==> flow/design.v <==
module instruction_decoder (
    input  logic [31:0] instr,
    output logic is_set_height,
    output logic is_set_weight,
    output logic is_calc_bmi,
    output logic is_calc_bmr,
    output logic [31:25] funct7,  
    output logic [31:20] imm,  
    output logic [24:20] rs2,    
    output logic [19:15] rs1,   
    output logic [11:7] rd  
);
    logic [6:0] opcode;
    assign opcode = instr[6:0];
    logic [14:12] w_h;
    assign w_h = instr[14:12];
    assign is_set_height = (opcode == 7'b0001011) & (w_h == 3'b000);
    assign is_set_weight = (opcode == 7'b0001011) & (w_h == 3'b001);
    assign is_calc_bmi   = (opcode == 7'b0001101);
    assign is_calc_bmr   = (opcode == 7'b0001110);
    assign imm = instr[31:20];
    assign rd = instr[11:7];
    assign rs2 = instr[24:20];
    assign rs1 = instr[19:15];
    assign funct7 = (is_calc_bmr)?instr[31:25]:7'b0;
endmodule
module memory (
    input  logic        clk,
    input  logic        reset,
    input  logic        we_height,
    input  logic        we_weight,
    input  logic [4:0]  user_index,
    input  logic [31:0] data_in,
    output logic [31:0] height_out,
    output logic [31:0] weight_out
);
    reg [31:0] mem_height [0:31];
    reg [31:0] mem_weight [0:31];
    always @(posedge clk or posedge reset) begin
         if (reset) begin
           for (int i = 0; i < 32; i++) begin
                mem_height[i] <= 32'd0;     
                mem_weight[i] <= 32'd0;      
            end
        end else begin
            if (we_height) mem_height[user_index] <= data_in;
            if (we_weight) mem_weight[user_index] <= data_in;
        end
    end
    assign height_out = mem_height[user_index];
    assign weight_out = mem_weight[user_index];
endmodule
module alu (
    input logic is_calc_bmi,
    input logic is_calc_bmr,
    input logic [31:0] height,   
    input logic [31:0] weight,   
    input logic [6:0] funct7,    
    output logic [31:0] result
);
    logic [31:0] bmi;
    logic [31:0] bmr;
    logic [31:0] height_mm;
    logic [31:0] height_m2;
    logic [31:0] weight_x10000;  
    logic [5:0] age;
    logic gender;  
    assign gender = funct7[6];
    assign age = funct7[5:0];
    always@(*)begin
        height_mm = height * 10;  
        height_m2 = (height_mm * height_mm) / 10000;  
        weight_x10000 = weight * 10000;
        bmi = 0;
        bmr = 0;
        if (is_calc_bmi) begin
            if (height_m2 != 0)
                bmi = weight_x10000 / height_m2;   
            else
                bmi = 0;
            result = bmi;
        end
        else if (is_calc_bmr) begin
            bmr = (10 * weight) + (625 * height / 100) - (5 * age);
            if (gender)
                bmr = bmr + 5;
            else
                bmr = bmr - 161;
            result = bmr;
        end
        else begin
            result = 0;   
        end
    end
endmodule
module top (
    input  logic        clk,
    input  logic        reset,
    input  logic [31:0] instr,
    output logic [31:0] result
);
    logic is_set_height;
    logic is_set_weight;
    logic is_calc_bmi;
    logic is_calc_bmr;
    logic [31:25] gender_age;
    logic [31:20] imm;  
    logic [24:20] rs2;    
    logic [19:15] rs1;   
    logic [11:7] rd;  
    logic [31:0] height_out;
    logic [31:0] weight_out;
    logic [31:0] alu_result;
    logic [4:0]  user_index;
    instruction_decoder u_decoder(.instr(instr),
        .is_set_height(is_set_height),
        .is_set_weight(is_set_weight),
        .is_calc_bmi(is_calc_bmi),
        .is_calc_bmr(is_calc_bmr),
        .funct7(gender_age),  
        .imm(imm),  
        .rs2(rs2),    
        .rs1(rs1),   
        .rd(rd)  
        );
    logic [31:0] imm_extended;
    assign imm_extended = {{20{imm[31]}}, imm};  
    assign user_index = (is_set_height | is_set_weight) ? rd : rs1;
    memory user_memory(.clk(clk),
        .reset(reset),
        .we_height(is_set_height),
        .we_weight(is_set_weight),
        .user_index(user_index),
        .data_in(imm_extended),
        .height_out(height_out),
        .weight_out(weight_out));
    alu health_alu (
        .is_calc_bmi(is_calc_bmi),
        .is_calc_bmr(is_calc_bmr),
        .height(height_out),
        .weight(weight_out),
        .funct7(gender_age),
        .result(alu_result)
    );
    always @(posedge clk or posedge reset) begin
        if (reset)
            result <= 32'd0;
        else
            result <= alu_result;
    end
endmodule
Tool chain data of top
The steps from the RTL of top to its reports follow in flow order.
Lines are those of the file above, counted from 1.
Cell names lack the library's common part.
{"block": "setup", "top": "top", "clk_port": "clk", "cell_library": "sky130hd", "pvt_corner": "tt_025C_1v80"}

Word level
Counts by Yosys on the flattened word-level netlist (proc, flatten, opt, wreduce). Print and check cells are left out. Cells with the same type and inputs are merged into one.
{"block": "bits", "ff_bits": 800, "word_cells": 191, "output_inout_bits": 32, "inputBits": 34}
{"block": "op_classes", "n_div": 3, "n_reduce_logical": 67, "logic": 3, "n_mux": 8, "multipliers": 6, "eq_ne": 35, "n_addsub": 4}
{"block": "ops", "operator": "parallel mux 32 bit (select 32 bit)", "n": 2}
{"block": "ops", "operator": "divider 32 x 32 -> 32 bit", "n": 1}
{"block": "ops", "operator": "multiplier 31 x 31 -> 30 bit", "n": 1}
{"block": "ops", "operator": "divider 32 x 14 -> 32 bit with constant B", "n": 1}
{"block": "ops", "operator": "multiplier 10 x 32 -> 32 bit with constant A", "n": 1}
{"block": "ops", "operator": "multiplier 32 x 10 -> 28 bit with constant B", "n": 1}
{"block": "ops", "operator": "divider 32 x 7 -> 32 bit with constant B", "n": 1}
{"block": "ops", "operator": "AND reduction 2 bit", "n": 64}
{"block": "ops", "operator": "two-way mux 32 bit", "n": 4}
{"block": "ops", "operator": "multiplier 3 x 32 -> 31 bit with constant A", "n": 1}
{"block": "ops", "operator": "multiplier 32 x 3 -> 31 bit with constant B", "n": 1}
{"block": "ops", "operator": "equality test 5 bit with constant B", "n": 16}
{"block": "ops", "operator": "equality test 5 x 4 -> 1 bit with constant B", "n": 8}
{"block": "ops", "operator": "adder 32 x 3 -> 32 bit with constant B", "n": 1}
{"block": "ops", "operator": "adder 32 bit", "n": 1}
{"block": "ops", "operator": "subtractor 32 bit", "n": 1}
{"block": "ops", "operator": "subtractor 32 x 8 -> 32 bit with constant B", "n": 1}
{"block": "ops", "operator": "nonzero test 32 bit", "n": 1}
{"block": "ops", "operator": "multiplier 3 x 6 -> 9 bit with constant A", "n": 1}
{"block": "ops", "operator": "equality test 7 x 4 -> 1 bit with constant B", "n": 3}
{"block": "ops", "operator": "equality test 5 x 3 -> 1 bit with constant B", "n": 4}
{"block": "ops", "operator": "equality test 5 x 2 -> 1 bit with constant B", "n": 2}
{"block": "ops", "operator": "two-way mux 7 bit", "n": 1}
{"block": "ops", "operator": "equality test 5 x 1 -> 1 bit with constant B", "n": 1}
{"block": "ops", "operator": "logical NOT 5 bit", "n": 1}
{"block": "ops", "operator": "two-way mux 5 bit", "n": 1}
{"block": "ops", "operator": "equality test 3 x 1 -> 1 bit with constant B", "n": 1}
{"block": "ops", "operator": "logical NOT 3 bit", "n": 1}
Not listed: further kinds 2, cells in them 3.

Logic depth
Longest topological path by Yosys (ltp), each cell counted once; first at word level (registers and memories cut), then after technology mapping (sequential cells cut; the memories' decode and read muxes count).
{"block": "depth", "ltp_word": 14, "ABC_AREA": 0, "mapped_depth": 1085, "depth_no_buf": 995}

Mapped cells and area
Yosys stat after the flow's synthesis: flattened, memories mapped to cells. It holds for the ABC_AREA given above (unset counts as 0); a run with the other value may have another netlist.
{"block": "types", "cell": "dfrtp_1", "n": 800, "area_total_um2": 20019.2}
{"block": "types", "cell": "ha_1", "n": 1056, "area_total_um2": 1.32E+04}
{"block": "types", "cell": "mux2_2", "n": 881, "area_total_um2": 9.92E+03}
{"block": "types", "cell": "fa_1", "n": 396, "area_total_um2": 7.93E+03}
{"block": "types", "cell": "xnor2_1", "n": 662, "area_total_um2": 5.8E+03}
{"block": "types", "cell": "a21oi_1", "n": 1093, "area_total_um2": 5.47E+03}
{"block": "types", "cell": "nor2_1", "n": 1052, "area_total_um2": 3.95E+03}
{"block": "types", "cell": "inv_1", "n": 1033, "area_total_um2": 3.88E+03}
{"block": "types", "cell": "nand2_1", "n": 809, "area_total_um2": 3.04E+03}
{"block": "types", "cell": "xor2_1", "n": 274, "area_total_um2": 2.4E+03}
{"block": "types", "cell": "a21o_1", "n": 310, "area_total_um2": 2.33E+03}
{"block": "types", "cell": "o21ai_0", "n": 408, "area_total_um2": 2.04E+03}
{"block": "types", "cell": "o21bai_1", "n": 244, "area_total_um2": 1.83E+03}
{"block": "types", "cell": "nand3_1", "n": 278, "area_total_um2": 1.39E+03}
{"block": "types", "cell": "nor3_1", "n": 278, "area_total_um2": 1.39E+03}
{"block": "types", "cell": "clkbuf_1", "n": 367, "area_total_um2": 1.38E+03}
{"block": "types", "cell": "mux2i_1", "n": 121, "area_total_um2": 1.21E+03}
{"block": "types", "cell": "o21a_1", "n": 153, "area_total_um2": 1.15E+03}
Other cell types: 171; their cells: 2837.
{"block": "synth_totals", "flip_flops": 800, "stdcells": 13052, "buffers": 541, "mapped_area_mm2": 0.1108851, "seqArea_mm2": 0.0200192}
The figures by module come from a second, unflattened synthesis with its own total; it is not the netlist above.
{"block": "hier_totals", "cells_unflattened": 16584, "area_unflattened_mm2": 0.1657465}
Each row is one instance without its submodules.
{"block": "by_module", "module": "memory", "mod_seq_area_mm2": 0.0512492, "n_cells": 6917, "area_mm2": 0.0915916, "instances": 1}
{"block": "by_module", "module": "alu", "mod_seq_area_mm2": 0, "n_cells": 9574, "area_mm2": 0.0728386, "instances": 1}
{"block": "by_module", "module": "top", "mod_seq_area_mm2": 0.0008008, "n_cells": 39, "area_mm2": 0.0008721, "instances": 1}
{"block": "by_module", "module": "instruction_decoder", "mod_seq_area_mm2": 0, "n_cells": 54, "area_mm2": 0.0004442, "instances": 1}

Path before layout
Source: OpenSTA report_checks on the synthesized netlist (no wires, ideal clock, input and output delay 20% of the period each), path of least setup slack; recovery checks are left aside. Register names are those of the netlist, which keeps one name where synthesis merged equal registers.
{"block": "synth_timing", "path_type": "input-to-reg", "start": "in instr[5]", "end": "reg result[0]", "tclk_ps": 250000, "t_required_ps": 249856, "path_buffers": 103, "setup_time_ps": 144, "path_stages": 1032, "input_delay_ps": 50000, "t_arrival_ps": 233604, "delay_ps": 183748, "t_first_pin_ps": 50000, "slack_ps": 16252, "period_less_setup_slack_ps": 233748}
"delay_ps" is the arrival time less input delay plus setup time.
"path_stages" counts driving pins, that of a launching flip-flop among them; a cell with two outputs on the path counts twice.
"period_less_setup_slack_ps" = period - worst setup slack (recovery checks aside). The figure is calculated, with input and output delays left at 20% of the set period.
Between the ends stands the longest chain of elaborated cells between them, by number of cells; it is not shown to be the way that was timed. Of several equally long chains one is given.
Each line given opens the expression or statement behind the cell; cells for indexed reads and writes are added by Yosys, which also makes memories of some case tables.
{"block": "synth_via", "cell_sequence": "or4b_1 -> nor3_2 -> clkbuf_1 -> buf_2 -> clkbuf_1 -> o21ai_0 -> nand2_1 -> clkbuf_1 -> buf_1 -> buf_1 -> buf_1 -> nor2_1 -> a21oi_1 -> ha_1 -> ha_1 -> a21oi_1 -> o21bai_1 -> a21oi_1 -> [... 996 more ...] -> buf_8 -> nor2_2 -> a21oi_1 -> ha_1 -> a21oi_1 -> nor2b_1 -> o21ai_0 -> nand2b_1 -> a21oi_1 -> nor2b_1 -> o21ai_0 -> nand2b_1 -> a21oi_1 -> o21ai_0 -> o2111ai_1 -> o21ai_0 -> o32ai_1 -> a22oi_1", "elab_chain_cells": 14, "cone_cells": 59, "classes_between": "add/sub: 4; mul: 5; div: 3; eq/ne: 34; mux: 8; logic: 3; reduce/logical: 2"}
{"block": "synth_lines", "item": "from (decl)", "line_no": 99, "rtl": "input  logic [31:0] instr,"}
{"block": "synth_lines", "item": "equality test 7 x 4 -> 1 bit", "line_no": 17, "rtl": "assign is_set_height = (opcode == 7'b0001011) & (w_h == 3'b000);"}
{"block": "synth_lines", "item": "bitwise AND 1 bit", "line_no": 17}
{"block": "synth_lines", "item": "OR 1 bit", "line_no": 128, "rtl": "assign user_index = (is_set_height | is_set_weight) ? rd : rs1;"}
{"block": "synth_lines", "item": "two-way mux 5 bit", "line_no": 128}
{"block": "synth_lines", "item": "equality test 5 bit", "line_no": 50, "rtl": "assign height_out = mem_height[user_index];"}
{"block": "synth_lines", "item": "parallel mux 32 bit (select 32 bit)", "line_no": 50}
{"block": "synth_lines", "item": "multiplier 10 x 32 -> 32 bit", "line_no": 84, "rtl": "bmr = (10 * weight) + (625 * height / 100) - (5 * age);"}
{"block": "synth_lines", "item": "divider 32 x 7 -> 32 bit", "line_no": 84}
{"block": "synth_lines", "item": "adder 32 bit", "line_no": 84}
{"block": "synth_lines", "item": "subtractor 32 bit", "line_no": 84}
{"block": "synth_lines", "item": "subtractor 32 x 8 -> 32 bit", "line_no": 88, "rtl": "bmr = bmr - 161;"}
{"block": "synth_lines", "item": "two-way mux 32 bit", "line_no": 85, "rtl": "if (gender)"}
{"block": "synth_lines", "item": "two-way mux 32 bit", "line_no": 83, "rtl": "else if (is_calc_bmr) begin"}
{"block": "synth_lines", "item": "two-way mux 32 bit", "line_no": 76, "rtl": "if (is_calc_bmi) begin"}
{"block": "synth_lines", "item": "to (assign)", "line_no": 147, "rtl": "result <= 32'd0;"}
{"block": "synth_lines", "item": "to (assign)", "line_no": 149, "rtl": "result <= alu_result;"}
{"block": "synth_lines", "item": "to (decl)", "line_no": 100, "rtl": "output logic [31:0] result"}

Path in the finished layout
Path of least setup slack in the final report of stored run 1 (OpenROAD, finished layout, wires in). Where an end is a register, its clock arrival counts in the times.
The path's times are printed in steps of 10 ps; the period is the one set.
{"block": "layout_timing", "path_type": "input-to-reg", "start": "in instr[8]", "end": "reg result[0]", "input_delay_ps": 48000, "path_buffers": 25, "t_required_ps": 240570, "setup_time_ps": 140, "t_first_pin_ps": 48000, "tclk_ps": 240000, "slack_ps": 11830, "t_arrival_ps": 228740, "path_stages": 945}
Between the ends stands the longest chain of elaborated cells between them, by number of cells; it is not shown to be the way that was timed. Of several equally long chains one is given.
{"block": "layout_via", "cell_sequence": "clkdlybuf4s50_1 -> buf_4 -> nor3b_1 -> nand2_1 -> mux2i_4 -> buf_4 -> a22oi_1 -> nand4_1 -> nor2_1 -> a41oi_2 -> buf_4 -> ha_1 -> ha_1 -> a21o_1 -> a21oi_1 -> o21bai_1 -> a21oi_2 -> o21bai_1 -> [... 909 more ...] -> o21bai_1 -> a21oi_2 -> nand4_4 -> mux2_4 -> ha_1 -> nor2b_1 -> o21ai_0 -> nand2b_1 -> a21oi_1 -> nor2b_1 -> o21ai_0 -> nand2b_1 -> a21oi_1 -> o21ai_0 -> o2111ai_1 -> o21ai_0 -> o32ai_1 -> a22oi_1", "elab_chain_cells": 11, "cone_cells": 51, "classes_between": "add/sub: 4; mul: 4; div: 3; eq/ne: 31; mux: 7; reduce/logical: 2"}
{"block": "layout_lines", "item": "from (decl)", "line_no": 99, "rtl": "input  logic [31:0] instr,"}
{"block": "layout_lines", "item": "two-way mux 5 bit", "line_no": 128, "rtl": "assign user_index = (is_set_height | is_set_weight) ? rd : rs1;"}
{"block": "layout_lines", "item": "equality test 5 bit", "line_no": 50, "rtl": "assign height_out = mem_height[user_index];"}
{"block": "layout_lines", "item": "parallel mux 32 bit (select 32 bit)", "line_no": 50}
{"block": "layout_lines", "item": "multiplier 10 x 32 -> 32 bit", "line_no": 84, "rtl": "bmr = (10 * weight) + (625 * height / 100) - (5 * age);"}
{"block": "layout_lines", "item": "divider 32 x 7 -> 32 bit", "line_no": 84}
{"block": "layout_lines", "item": "adder 32 bit", "line_no": 84}
{"block": "layout_lines", "item": "subtractor 32 bit", "line_no": 84}
{"block": "layout_lines", "item": "subtractor 32 x 8 -> 32 bit", "line_no": 88, "rtl": "bmr = bmr - 161;"}
{"block": "layout_lines", "item": "two-way mux 32 bit", "line_no": 85, "rtl": "if (gender)"}
{"block": "layout_lines", "item": "two-way mux 32 bit", "line_no": 83, "rtl": "else if (is_calc_bmr) begin"}
{"block": "layout_lines", "item": "two-way mux 32 bit", "line_no": 76, "rtl": "if (is_calc_bmi) begin"}
{"block": "layout_lines", "item": "to (assign)", "line_no": 147, "rtl": "result <= 32'd0;"}
{"block": "layout_lines", "item": "to (assign)", "line_no": 149, "rtl": "result <= alu_result;"}
{"block": "layout_lines", "item": "to (decl)", "line_no": 100, "rtl": "output logic [31:0] result"}

Add stored flow runs of top

Record of 4 stored runs of the RTL-to-layout flow on top, platform sky130hd. The runs are unordered. Constraints: input delay and output delay 20% of the set period each, output load 0.01 pF.
By "period_less_ws_ps" is meant the clock period of the run minus its worst setup slack. This is arithmetic on one report: input and output delays are still those of the set period (20% each).
"critical_path_time_ps" is the time allowed to the run's worst setup path (the clock period less input and output delay, where it has them) less its slack. Clock arrival times count: a late capture clock shortens it, a late launch clock lengthens it.
"critical_path_time_ps" is given in steps of 10 ps.

{"run": "stored run 1", "settings": { "CORE_UTILIZATION": 59, "period_ns": 240.0, "CAP_MARGIN": 20, "CORE_MARGIN": 2, "SLEW_MARGIN": 20 }, "results": { "period_less_ws_ps": 228169, "final_setup_ws_ps": 11831, "holdWs_ps": 505, "critical_path_time_ps": 180170, "worst_setup_path_type": "input-to-reg", "final_die_area_mm2": 0.191424, "ys_area_mm2": 0.1108851, "post_route_util_pct": 64.0 }}
{"run": "stored run 2", "settings": { "ABC_AREA": 1, "CAP_MARGIN": 25, "CELL_PAD_IN_SITES_DETAIL_PLACEMENT": 0, "CELL_PAD_IN_SITES_GLOBAL_PLACEMENT": 0, "CORE_ASPECT_RATIO": 1.16, "CORE_UTILIZATION": 43, "CTS_CLUSTER_DIAMETER": 399, "CTS_CLUSTER_SIZE": 81, "GPL_ROUTABILITY_DRIVEN": 0, "GPL_TIMING_DRIVEN": 1, "MAX_ROUTING_LAYER": "met4", "MIN_ROUTING_LAYER": "met2", "PLACE_DENSITY": 0.91, "SETUP_SLACK_MARGIN": -1.6, "SLEW_MARGIN": 10, "TNS_END_PERCENT": 100, "period_ns": 143.0, "CORE_MARGIN": 2 }, "outcome": "did not finish, routing stopped with GRT-0232"}
{"run": "stored run 3", "settings": { "ABC_AREA": 1, "CAP_MARGIN": 40, "CELL_PAD_IN_SITES_DETAIL_PLACEMENT": 2, "CELL_PAD_IN_SITES_GLOBAL_PLACEMENT": 3, "CORE_ASPECT_RATIO": 1.56, "CORE_UTILIZATION": 62, "CTS_CLUSTER_SIZE": 61, "MIN_ROUTING_LAYER": "met2", "PLACE_DENSITY_LB_ADDON": 0.04, "period_ns": 266.0, "CORE_MARGIN": 2, "SLEW_MARGIN": 20 }, "outcome": "did not finish, placement stopped with FLW-0024"}
{"run": "stored run 4", "settings": { "ABC_AREA": 0, "CELL_PAD_IN_SITES_DETAIL_PLACEMENT": 1, "CORE_UTILIZATION": 61, "CTS_CLUSTER_DIAMETER": 397, "GPL_ROUTABILITY_DRIVEN": 0, "GPL_TIMING_DRIVEN": 0, "MIN_ROUTING_LAYER": "met2", "SETUP_SLACK_MARGIN": 5.0, "period_ns": 250.0, "CAP_MARGIN": 20, "CORE_MARGIN": 2, "SLEW_MARGIN": 20 }, "outcome": "did not finish, routing stopped with GRT-0116"}
